==> flow/design.v <==
module i16_mul(
    input signed [15:0] A,
    input signed [15:0] B,
    output signed [31:0] P
);
assign P = A * B;
endmodule
module i18_mul(
    input signed [17:0] A,
    input signed [15:0] B_coef,
    output signed [33:0] P
);
assign P = A * B_coef;
endmodule
module i36_acc(
    input signed [33:0] A,
    input signed [31:0] B,
    input signed [35:0] _Z,
    output signed [35:0] S
);
wire signed [35:0] A_ext = {{2{A[33]}}, A};
wire signed [35:0] B_ext = {{4{B[31]}}, B};
assign S = A_ext + B_ext + _Z;
endmodule
module i36_delay(
    input CLK,
    input RST,
    input signed [35:0] STORE,
    output reg signed [35:0] READ
);
always @ (posedge CLK, negedge RST) begin
    if (!RST) begin
        READ <= 0;
    end else begin
        READ <= STORE;
    end
end
endmodule
module i36_trunc(
    input signed [35:0] A,
    output reg signed [15:0] B_sat,
    output reg signed [17:0] B
);
wire signed [35:0] shifted_inter = (A >>> 14);
wire signed [21:0] shifted = shifted_inter[21:0];
always @(*) begin
    B = $signed(shifted[17:0]);
    if (shifted > 22'sd32767) B_sat = 16'sd32767;
    else if (shifted < -22'sd32768) B_sat = -16'sd32768;
    else B_sat = $signed(shifted[15:0]);
end
endmodule
module i16_biquad(
    input CLK, RST,
    input unsigned [15:0] A,
    output signed [15:0] B,
    input signed [15:0] b_0,
    input signed [15:0] b_1,
    input signed [15:0] b_2,
    input signed [15:0] a_1,
    input signed [15:0] a_2
);
wire signed [17:0] feedback;
wire signed [31:0] P_b0;
wire signed [31:0] P_b1;
wire signed [31:0] P_b2;
wire signed [33:0] P_a1;
wire signed [33:0] P_a2;
wire signed [35:0] S_0;
wire signed [35:0] S_1;
wire signed [35:0] S_2;
wire signed [35:0] Z_0;
wire signed [35:0] Z_1;
i16_mul mul_b0(
    .A(A),
    .B(b_0),
    .P(P_b0)
);
i16_mul mul_b1(
    .A(A),
    .B(b_1),
    .P(P_b1)
);
i16_mul mul_b2(
    .A(A),
    .B(b_2),
    .P(P_b2)
);
i18_mul mul_a1(
    .A(feedback),
    .B_coef(a_1),
    .P(P_a1)
);
i18_mul mul_a2(
    .A(feedback),
    .B_coef(a_2),
    .P(P_a2)
);
i36_acc ACC_0(
    .A(P_a2),
    .B(P_b2),
    ._Z(36'sd0),
    .S(S_0)
);
i36_acc ACC_1(
    .A(P_a1),
    .B(P_b1),
    ._Z(Z_0),
    .S(S_1)
);
i36_acc ACC_2(
    .A(34'sd0),
    .B(P_b0),
    ._Z(Z_1),
    .S(S_2)
);
i36_delay DELAY_0(
    .CLK(CLK),
    .RST(RST),
    .STORE(S_0),
    .READ(Z_0)
);
i36_delay DELAY_1(
    .CLK(CLK),
    .RST(RST),
    .STORE(S_1),
    .READ(Z_1)
);
i36_trunc OUT(
    .A(S_2),
    .B(feedback),
    .B_sat(B)
);
endmodule
# [From RTL to reports: i16_biquad]
# Module i16_biquad before and after one edit of its RTL, step after step.
# Lines under "orig" count in the file above, lines under "edited" in the edited file.
# "diff": "edited" minus "orig" as printed here. "rel_change_pct": 100 x difference / "orig".
# The mark -- stands for no value.
[setup] top="i16_biquad" clock_port="CLK" cell_library="sky130hd" lib_corner="tt_025C_1v80"

# [Diff]
# Unified diff, file above to edited file.
# The edited RTL no longer does the same as the RTL above: the edit was made by script, with no optimisation intended.
# begin of diff
@@ -97,10 +97,13 @@
     .P(P_a2)
 );
+wire signed [35:0] S_0_m, S_0_s;
 i36_acc ACC_0(
     .A(P_a2),
     .B(P_b2),
     ._Z(36'sd0),
-    .S(S_0)
+    .S(S_0_m)
 );
+i36_acc ACC_0_alt (.A(P_a2), .B(~P_b2), ._Z(36'sd0), .S(S_0_s));
+assign S_0 = S_0_m ^ S_0_s;
 i36_acc ACC_1(
     .A(P_a1),
# end of diff

# [Elaborated design]
# Yosys after proc, flatten, opt, wreduce and memory -nomap, before mapping. Enables and synchronous resets that opt folds into registers are not counted as muxes. Memory bits, and registers merged into a memory's read port (data or address), are not among the register bits. Print and check cells are not counted. Equal cells are merged and count once.
[bits] element="input_bits" orig=98 edited=98 diff=0 rel_change_pct=0.00
[bits] element="ff_bits" orig=71 edited=72 diff=1 rel_change_pct=1.41
[op_classes] element="cmp" orig=2 edited=2 diff=0 rel_change_pct=0.00
[op_classes] element="addsub" orig=4 edited=5 diff=1 rel_change_pct=25.00
[op_classes] element="n_mux" orig=2 edited=2 diff=0 rel_change_pct=0.00
[op_classes] element="bitwise" orig=0 edited=2 diff=2
[op_classes] element="mul" orig=5 edited=5 diff=0 rel_change_pct=0.00
[ops] cell="adder 34 x 32 -> 35 bit" orig=2 edited=3 diff=1 rel_change_pct=50.00
[ops] cell="adder 35 x 35 -> 36 bit" orig=1 edited=0 diff=-1 rel_change_pct=-100.00
[ops] cell="adder 36 bit" orig=0 edited=1 diff=1
[ops] cell="NOT 32 bit" orig=0 edited=1 diff=1
[ops] cell="bitwise XOR 36 bit" orig=0 edited=1 diff=1
# Unchanged operator kinds not shown: 6.

# [Depth]
# Depth = most cells in a row (Yosys ltp): at word level without a register or memory, in the mapped netlist without a sequential cell, where the memories' decode and read muxes count.
[logic_depth] element="word_depth" orig=5 edited=5 diff=0 rel_change_pct=0.00
[logic_depth] element="ABC_AREA" orig="0" edited="0"
[logic_depth] element="ltp_mapped" orig=52 edited=63 diff=11 rel_change_pct=21.15
[logic_depth] element="depth_no_buf" orig=50 edited=60 diff=10 rel_change_pct=20.00

# [After synthesis]
# The flow's flattened synthesis, as Yosys stat reports it; memories are mapped. The netlist is that of the ABC_AREA named above (0 if unset); the other value can give another one.
[types] type="sky130_fd_sc_hd__fa_1" orig=1629 edited=1491 diff=-138 rel_change_pct=-8.47
[types] type="sky130_fd_sc_hd__ha_1" orig=402 edited=533 diff=131 rel_change_pct=32.59
[types] type="sky130_fd_sc_hd__nor2_1" orig=51 edited=130 diff=79 rel_change_pct=154.90
[types] type="sky130_fd_sc_hd__a21oi_1" orig=73 edited=142 diff=69 rel_change_pct=94.52
[types] type="sky130_fd_sc_hd__o21ai_0" orig=24 edited=79 diff=55 rel_change_pct=229.17
[types] type="sky130_fd_sc_hd__xnor2_1" orig=91 edited=139 diff=48 rel_change_pct=52.75
[types] type="sky130_fd_sc_hd__inv_1" orig=1830 edited=1787 diff=-43 rel_change_pct=-2.35
[types] type="sky130_fd_sc_hd__nand2_1" orig=669 edited=702 diff=33 rel_change_pct=4.93
[types] type="sky130_fd_sc_hd__xor2_1" orig=27 edited=60 diff=33 rel_change_pct=122.22
[types] type="sky130_fd_sc_hd__nand3_1" orig=12 edited=35 diff=23 rel_change_pct=191.67
[types] type="sky130_fd_sc_hd__nor2b_1" orig=6 edited=26 diff=20 rel_change_pct=333.33
[types] type="sky130_fd_sc_hd__nor3_1" orig=5 edited=24 diff=19 rel_change_pct=380.00
[types] type="sky130_fd_sc_hd__nand2b_1" orig=45 edited=61 diff=16 rel_change_pct=35.56
[types] type="sky130_fd_sc_hd__a21oi_2" orig=14 edited=0 diff=-14 rel_change_pct=-100.00
[types] type="sky130_fd_sc_hd__mux2i_1" orig=0 edited=14 diff=14
[types] type="sky130_fd_sc_hd__a21o_1" orig=46 edited=57 diff=11 rel_change_pct=23.91
[types] type="sky130_fd_sc_hd__o21a_1" orig=13 edited=24 diff=11 rel_change_pct=84.62
[types] type="sky130_fd_sc_hd__o211ai_1" orig=2 edited=13 diff=11 rel_change_pct=550.00
# Unchanged cell types not shown: 6.
# Not every row of either side is listed.
[mapped] element="ff_cells" orig=71 edited=71 diff=0 rel_change_pct=0.00
[mapped] element="mapped_area_um2" orig=57450.1 edited=59634.7 diff=2184.6 rel_change_pct=3.80
[mapped] element="buf_cells" orig=223 edited=231 diff=8 rel_change_pct=3.59
[mapped] element="stdcells" orig=6004 edited=6521 diff=517 rel_change_pct=8.61
# By module: a second synthesis without flattening, with its own total; a netlist apart from the flattened one above.
[unflattened] element="cells_unflattened" orig=7025 edited=7255 diff=230 rel_change_pct=3.27
[unflattened] element="hier_area_um2" orig=62627.6 edited=65143.7 diff=2516.1 rel_change_pct=4.02
# Rows give one instance, submodules left out.
[by_module_orig] mod="i16_mul" mod_area_um2=10035.9 n_cells=1126 instances=3
[by_module_orig] mod="i18_mul" mod_area_um2=10975.5 n_cells=1251 instances=2
[by_module_orig] mod="i36_acc" mod_area_um2=2747.6 n_cells=337 instances=3
[by_module_orig] mod="i36_delay" mod_area_um2=900.9 n_cells=36 instances=2
[by_module_orig] mod="i36_trunc" mod_area_um2=520.5 n_cells=61 instances=1
[by_module_orig] mod="i16_biquad" mod_area_um2=3.8 n_cells=1 instances=1
[by_module_edited] mod="i16_mul" mod_area_um2=9974.6 n_cells=1109 instances=3
[by_module_edited] mod="i18_mul" mod_area_um2=10896.7 n_cells=1219 instances=2
[by_module_edited] mod="i36_acc" mod_area_um2=2666.3 n_cells=322 instances=4
[by_module_edited] mod="i36_delay" mod_area_um2=900.9 n_cells=36 instances=2
[by_module_edited] mod="i36_trunc" mod_area_um2=520.5 n_cells=61 instances=1
[by_module_edited] mod="i16_biquad" mod_area_um2=439.2 n_cells=69 instances=1

# [Timing after synthesis]
# OpenSTA on the mapped netlist: ideal clock, no wires. The path of least setup slack (recovery checks aside). Input and output delay are each 20% of the period. Register names are those of the netlist, which keeps one name where synthesis merged equal registers.
[synth_path] element="path_type" orig="in2reg" edited="in2reg"
[synth_path] element="start" orig="input A[15]" edited="input A[11]"
[synth_path] element="end" orig="register DELAY_1.READ[32]" edited="register DELAY_1.READ[35]"
[synth_path] element="path_delay_ps" orig=12760 edited=14149 diff=1389 rel_change_pct=10.89
[synth_path] element="slack_ps" orig=41 edited=-1349 diff=-1390
[synth_path] element="t_first_pin_ps" orig=3200 edited=3200 diff=0 rel_change_pct=0.00
[synth_path] element="clock_period_ps" orig=16000 edited=16000 diff=0 rel_change_pct=0.00
[synth_path] element="setup_time_ps" orig=132 edited=126 diff=-6
[synth_path] element="arrival_ps" orig=15828 edited=17223 diff=1395 rel_change_pct=8.81
[synth_path] element="path_stages" orig=46 edited=57 diff=11 rel_change_pct=23.91
[synth_path] element="in_delay_ps" orig=3200 edited=3200 diff=0 rel_change_pct=0.00
[synth_path] element="n_path_buf" orig=3 edited=3 diff=0 rel_change_pct=0.00
[synth_path] element="synth_period_reached_ps" orig=15959 edited=17349 diff=1390 rel_change_pct=8.71
# "path_delay_ps" = arrival - input delay + setup time.
# "path_stages" counts driving pins, that of a launching flip-flop among them; a cell with two outputs on the path counts twice.
# "synth_period_reached_ps" = period - worst setup slack (recovery checks aside). The figure is calculated, with input and output delays left at 20% of the set period.
# The rows between start and end are the longest chain of elaborated cells between them; the timing report does not say that the signal goes this way. Where chains are equally long, one stands for them.
# Each line given opens the expression or statement behind the cell; cells for indexed reads and writes are added by Yosys, which also makes memories of some case tables.
[synth_via_orig] path_cell_list="sky130_fd_sc_hd__clkbuf_1 sky130_fd_sc_hd__clkbuf_1 sky130_fd_sc_hd__nand2_1 sky130_fd_sc_hd__fa_1 sky130_fd_sc_hd__inv_1 sky130_fd_sc_hd__fa_1 sky130_fd_sc_hd__inv_1 sky130_fd_sc_hd__fa_1 sky130_fd_sc_hd__fa_1 sky130_fd_sc_hd__inv_1 sky130_fd_sc_hd__fa_1 sky130_fd_sc_hd__inv_1 sky130_fd_sc_hd__fa_1 sky130_fd_sc_hd__inv_1 sky130_fd_sc_hd__ha_1 sky130_fd_sc_hd__clkbuf_1 sky130_fd_sc_hd__a21o_1 sky130_fd_sc_hd__a21oi_1 [10 not listed] sky130_fd_sc_hd__inv_1 sky130_fd_sc_hd__fa_1 sky130_fd_sc_hd__inv_1 sky130_fd_sc_hd__fa_1 sky130_fd_sc_hd__inv_1 sky130_fd_sc_hd__fa_1 sky130_fd_sc_hd__inv_1 sky130_fd_sc_hd__fa_1 sky130_fd_sc_hd__inv_1 sky130_fd_sc_hd__ha_1 sky130_fd_sc_hd__a21o_1 sky130_fd_sc_hd__a21o_1 sky130_fd_sc_hd__a21oi_1 sky130_fd_sc_hd__o21ai_1 sky130_fd_sc_hd__a311o_1 sky130_fd_sc_hd__a2111oi_2 sky130_fd_sc_hd__nor3_1 sky130_fd_sc_hd__xor2_1" elab_chain_cells=5
[synth_rtl_orig] element="from (decl)" line_no=55 text="input unsigned [15:0] A,"
[synth_rtl_orig] element="multiplier 16 x 16 -> 32 bit" line_no=6 text="assign P = A * B;"
[synth_rtl_orig] element="adder 32 x 36 -> 36 bit" line_no=23 text="assign S = A_ext + B_ext + _Z;"
[synth_rtl_orig] element="multiplier 18 x 16 -> 34 bit" line_no=13 text="assign P = A * B_coef;"
[synth_rtl_orig] element="adder 34 x 32 -> 35 bit" line_no=23
[synth_rtl_orig] element="adder 35 x 35 -> 36 bit" line_no=23
[synth_rtl_orig] element="to (assign)" line_no=33 text="READ <= 0;"
[synth_rtl_orig] element="to (assign)" line_no=35 text="READ <= STORE;"
[synth_rtl_orig] element="to (decl)" line_no=29 text="output reg signed [35:0] READ"
[synth_via_edited] path_cell_list="sky130_fd_sc_hd__clkbuf_1 sky130_fd_sc_hd__clkbuf_1 sky130_fd_sc_hd__nand2_1 sky130_fd_sc_hd__fa_1 sky130_fd_sc_hd__fa_1 sky130_fd_sc_hd__inv_1 sky130_fd_sc_hd__fa_1 sky130_fd_sc_hd__fa_1 sky130_fd_sc_hd__fa_1 sky130_fd_sc_hd__inv_1 sky130_fd_sc_hd__fa_1 sky130_fd_sc_hd__inv_1 sky130_fd_sc_hd__ha_1 sky130_fd_sc_hd__a21o_1 sky130_fd_sc_hd__a2111oi_4 sky130_fd_sc_hd__o2bb2ai_1 sky130_fd_sc_hd__a211oi_2 sky130_fd_sc_hd__o211ai_2 [21 not listed] sky130_fd_sc_hd__ha_1 sky130_fd_sc_hd__a2111oi_0 sky130_fd_sc_hd__a221oi_1 sky130_fd_sc_hd__o21ai_1 sky130_fd_sc_hd__a21oi_1 sky130_fd_sc_hd__and2_1 sky130_fd_sc_hd__nor2_1 sky130_fd_sc_hd__ha_1 sky130_fd_sc_hd__and4_1 sky130_fd_sc_hd__and2_1 sky130_fd_sc_hd__nand2_1 sky130_fd_sc_hd__nor4_1 sky130_fd_sc_hd__nor3_1 sky130_fd_sc_hd__o41ai_2 sky130_fd_sc_hd__a31oi_1 sky130_fd_sc_hd__nor3_1 sky130_fd_sc_hd__o31ai_1 sky130_fd_sc_hd__a221o_1" elab_chain_cells=5
[synth_rtl_edited] element="from (decl)" line_no=55 text="input unsigned [15:0] A,"
[synth_rtl_edited] element="multiplier 16 x 16 -> 32 bit" line_no=6 text="assign P = A * B;"
[synth_rtl_edited] element="adder 32 x 36 -> 36 bit" line_no=23 text="assign S = A_ext + B_ext + _Z;"
[synth_rtl_edited] element="multiplier 18 x 16 -> 34 bit" line_no=13 text="assign P = A * B_coef;"
[synth_rtl_edited] element="adder 34 x 32 -> 35 bit" line_no=23
[synth_rtl_edited] element="adder 36 bit" line_no=23
[synth_rtl_edited] element="to (assign)" line_no=33 text="READ <= 0;"
[synth_rtl_edited] element="to (assign)" line_no=35 text="READ <= STORE;"
[synth_rtl_edited] element="to (decl)" line_no=29 text="output reg signed [35:0] READ"

# [Path in the finished layout]
# From the final timing report of each run of set A: the path of least setup slack in the routed layout; clock arrival at registers is part of the times.
# The path's times are printed in steps of 10 ps; the period is the one set.
[layout_path] element="path_type" orig="in2reg" edited="in2reg"
[layout_path] element="start" orig="input b_0[2]" edited="input b_0[7]"
[layout_path] element="end" orig="register DELAY_1.READ[34]" edited="register DELAY_1.READ[34]"
[layout_path] element="n_path_buf" orig=10 edited=11 diff=1 rel_change_pct=10.00
[layout_path] element="slack_ps" orig=360 edited=-640 diff=-1000
[layout_path] element="t_first_pin_ps" orig=3200 edited=3200 diff=0 rel_change_pct=0.00
[layout_path] element="arrival_ps" orig=15940 edited=16910 diff=970 rel_change_pct=6.09
[layout_path] element="setup_time_ps" orig=80 edited=70 diff=-10
[layout_path] element="clock_period_ps" orig=16000 edited=16000 diff=0 rel_change_pct=0.00
[layout_path] element="in_delay_ps" orig=3200 edited=3200 diff=0 rel_change_pct=0.00
[layout_path] element="path_stages" orig=49 edited=62 diff=13 rel_change_pct=26.53
# The rows between start and end are the longest chain of elaborated cells between them; the timing report does not say that the signal goes this way. Where chains are equally long, one stands for them.
[layout_via_orig] path_cell_list="sky130_fd_sc_hd__dlymetal6s2s_1 sky130_fd_sc_hd__buf_12 sky130_fd_sc_hd__buf_4 sky130_fd_sc_hd__and2_2 sky130_fd_sc_hd__fa_1 sky130_fd_sc_hd__inv_1 sky130_fd_sc_hd__fa_1 sky130_fd_sc_hd__inv_1 sky130_fd_sc_hd__fa_1 sky130_fd_sc_hd__inv_1 sky130_fd_sc_hd__fa_1 sky130_fd_sc_hd__fa_1 sky130_fd_sc_hd__fa_1 sky130_fd_sc_hd__inv_1 sky130_fd_sc_hd__ha_4 sky130_fd_sc_hd__nand2_2 sky130_fd_sc_hd__buf_4 sky130_fd_sc_hd__o31a_1 [13 not listed] sky130_fd_sc_hd__fa_1 sky130_fd_sc_hd__fa_1 sky130_fd_sc_hd__fa_1 sky130_fd_sc_hd__inv_1 sky130_fd_sc_hd__fa_1 sky130_fd_sc_hd__fa_1 sky130_fd_sc_hd__inv_1 sky130_fd_sc_hd__fa_1 sky130_fd_sc_hd__inv_1 sky130_fd_sc_hd__ha_1 sky130_fd_sc_hd__nand4_1 sky130_fd_sc_hd__buf_4 sky130_fd_sc_hd__buf_4 sky130_fd_sc_hd__o21ai_4 sky130_fd_sc_hd__a311o_1 sky130_fd_sc_hd__a21oi_1 sky130_fd_sc_hd__o31ai_1 sky130_fd_sc_hd__xor2_1" elab_chain_cells=5
[layout_rtl_orig] element="from (decl)" line_no=57 text="input signed [15:0] b_0,"
[layout_rtl_orig] element="multiplier 16 x 16 -> 32 bit" line_no=6 text="assign P = A * B;"
[layout_rtl_orig] element="adder 32 x 36 -> 36 bit" line_no=23 text="assign S = A_ext + B_ext + _Z;"
[layout_rtl_orig] element="multiplier 18 x 16 -> 34 bit" line_no=13 text="assign P = A * B_coef;"
[layout_rtl_orig] element="adder 34 x 32 -> 35 bit" line_no=23
[layout_rtl_orig] element="adder 35 x 35 -> 36 bit" line_no=23
[layout_rtl_orig] element="to (assign)" line_no=33 text="READ <= 0;"
[layout_rtl_orig] element="to (assign)" line_no=35 text="READ <= STORE;"
[layout_rtl_orig] element="to (decl)" line_no=29 text="output reg signed [35:0] READ"
[layout_via_edited] path_cell_list="sky130_fd_sc_hd__dlygate4sd2_1 sky130_fd_sc_hd__buf_12 sky130_fd_sc_hd__buf_4 sky130_fd_sc_hd__nand2_1 sky130_fd_sc_hd__fa_1 sky130_fd_sc_hd__inv_1 sky130_fd_sc_hd__fa_1 sky130_fd_sc_hd__fa_1 sky130_fd_sc_hd__fa_2 sky130_fd_sc_hd__fa_1 sky130_fd_sc_hd__inv_1 sky130_fd_sc_hd__fa_1 sky130_fd_sc_hd__inv_2 sky130_fd_sc_hd__ha_4 sky130_fd_sc_hd__nand3_2 sky130_fd_sc_hd__a211oi_4 sky130_fd_sc_hd__o211ai_2 sky130_fd_sc_hd__buf_4 [26 not listed] sky130_fd_sc_hd__buf_4 sky130_fd_sc_hd__a21oi_2 sky130_fd_sc_hd__and2_4 sky130_fd_sc_hd__nor2_4 sky130_fd_sc_hd__ha_4 sky130_fd_sc_hd__buf_6 sky130_fd_sc_hd__buf_6 sky130_fd_sc_hd__a21oi_4 sky130_fd_sc_hd__o21ai_2 sky130_fd_sc_hd__a21oi_2 sky130_fd_sc_hd__a31oi_4 sky130_fd_sc_hd__o21a_1 sky130_fd_sc_hd__a21o_1 sky130_fd_sc_hd__o221ai_2 sky130_fd_sc_hd__o211a_1 sky130_fd_sc_hd__o21bai_1 sky130_fd_sc_hd__a21oi_1 sky130_fd_sc_hd__xnor2_1" elab_chain_cells=5
[layout_rtl_edited] element="from (decl)" line_no=57 text="input signed [15:0] b_0,"
[layout_rtl_edited] element="multiplier 16 x 16 -> 32 bit" line_no=6 text="assign P = A * B;"
[layout_rtl_edited] element="adder 32 x 36 -> 36 bit" line_no=23 text="assign S = A_ext + B_ext + _Z;"
[layout_rtl_edited] element="multiplier 18 x 16 -> 34 bit" line_no=13 text="assign P = A * B_coef;"
[layout_rtl_edited] element="adder 34 x 32 -> 35 bit" line_no=23
[layout_rtl_edited] element="adder 36 bit" line_no=23
[layout_rtl_edited] element="to (assign)" line_no=33 text="READ <= 0;"
[layout_rtl_edited] element="to (assign)" line_no=35 text="READ <= STORE;"
[layout_rtl_edited] element="to (decl)" line_no=29 text="output reg signed [35:0] READ"

# [Flow runs]
# Runs of the flow (Yosys, OpenROAD) on both versions; the two runs of a pair have the same settings. The constraints put input and output delay at 20% of the set period each and load the outputs with 0.01 pF.
[settings_set_A] CORE_UTILIZATION=40 period_ns=16.0 CAP_MARGIN=20 CORE_MARGIN=2 SLEW_MARGIN=20
[results_set_A] element="final_setup_ws_ps" orig=359 edited=-640 diff=-999
[results_set_A] element="finalCellArea_um2" orig=65395.2 edited=71876.4 diff=6481.2 rel_change_pct=9.91
[results_set_A] element="tns_ps" orig=0 edited=-9253 diff=-9253
[results_set_A] element="util_pct" orig=45.7 edited=48.6 diff=2.9
[results_set_A] element="yosys_chip_area_um2" orig=57450.1 edited=59634.7 diff=2184.6 rel_change_pct=3.80
[results_set_A] element="period_reached_ps" orig=15641 edited=16640 diff=999 rel_change_pct=6.39
[results_set_A] element="final_die_area_um2" orig=146674.0 edited=152190.0 diff=5516.0 rel_change_pct=3.76
[settings_set_B] CELL_PAD_IN_SITES_GLOBAL_PLACEMENT=0 CORE_ASPECT_RATIO=0.53 CORE_MARGIN=4 CORE_UTILIZATION=23 MIN_ROUTING_LAYER="met2" PLACE_DENSITY_LB_ADDON=0.19 SLEW_MARGIN=35 period_ns=13.3 CAP_MARGIN=20
[results_set_B] element="final_setup_ws_ps" orig=-2094 edited=-3202 diff=-1108
[results_set_B] element="finalCellArea_um2" orig=70645.3 edited=76781.1 diff=6135.8 rel_change_pct=8.69
[results_set_B] element="tns_ps" orig=-59914 edited=-119261 diff=-59347
[results_set_B] element="util_pct" orig=28.5 edited=29.9 diff=1.4
[results_set_B] element="yosys_chip_area_um2" orig=57450.1 edited=59634.7 diff=2184.6 rel_change_pct=3.80
[results_set_B] element="period_reached_ps" orig=15394 edited=16502 diff=1108 rel_change_pct=7.20
[results_set_B] element="final_die_area_um2" orig=258248.0 edited=267906.0 diff=9658.0 rel_change_pct=3.74
# "period_reached_ps" = clock period - worst setup slack. The figure is calculated, with input and output delays left at 20% of the set period.
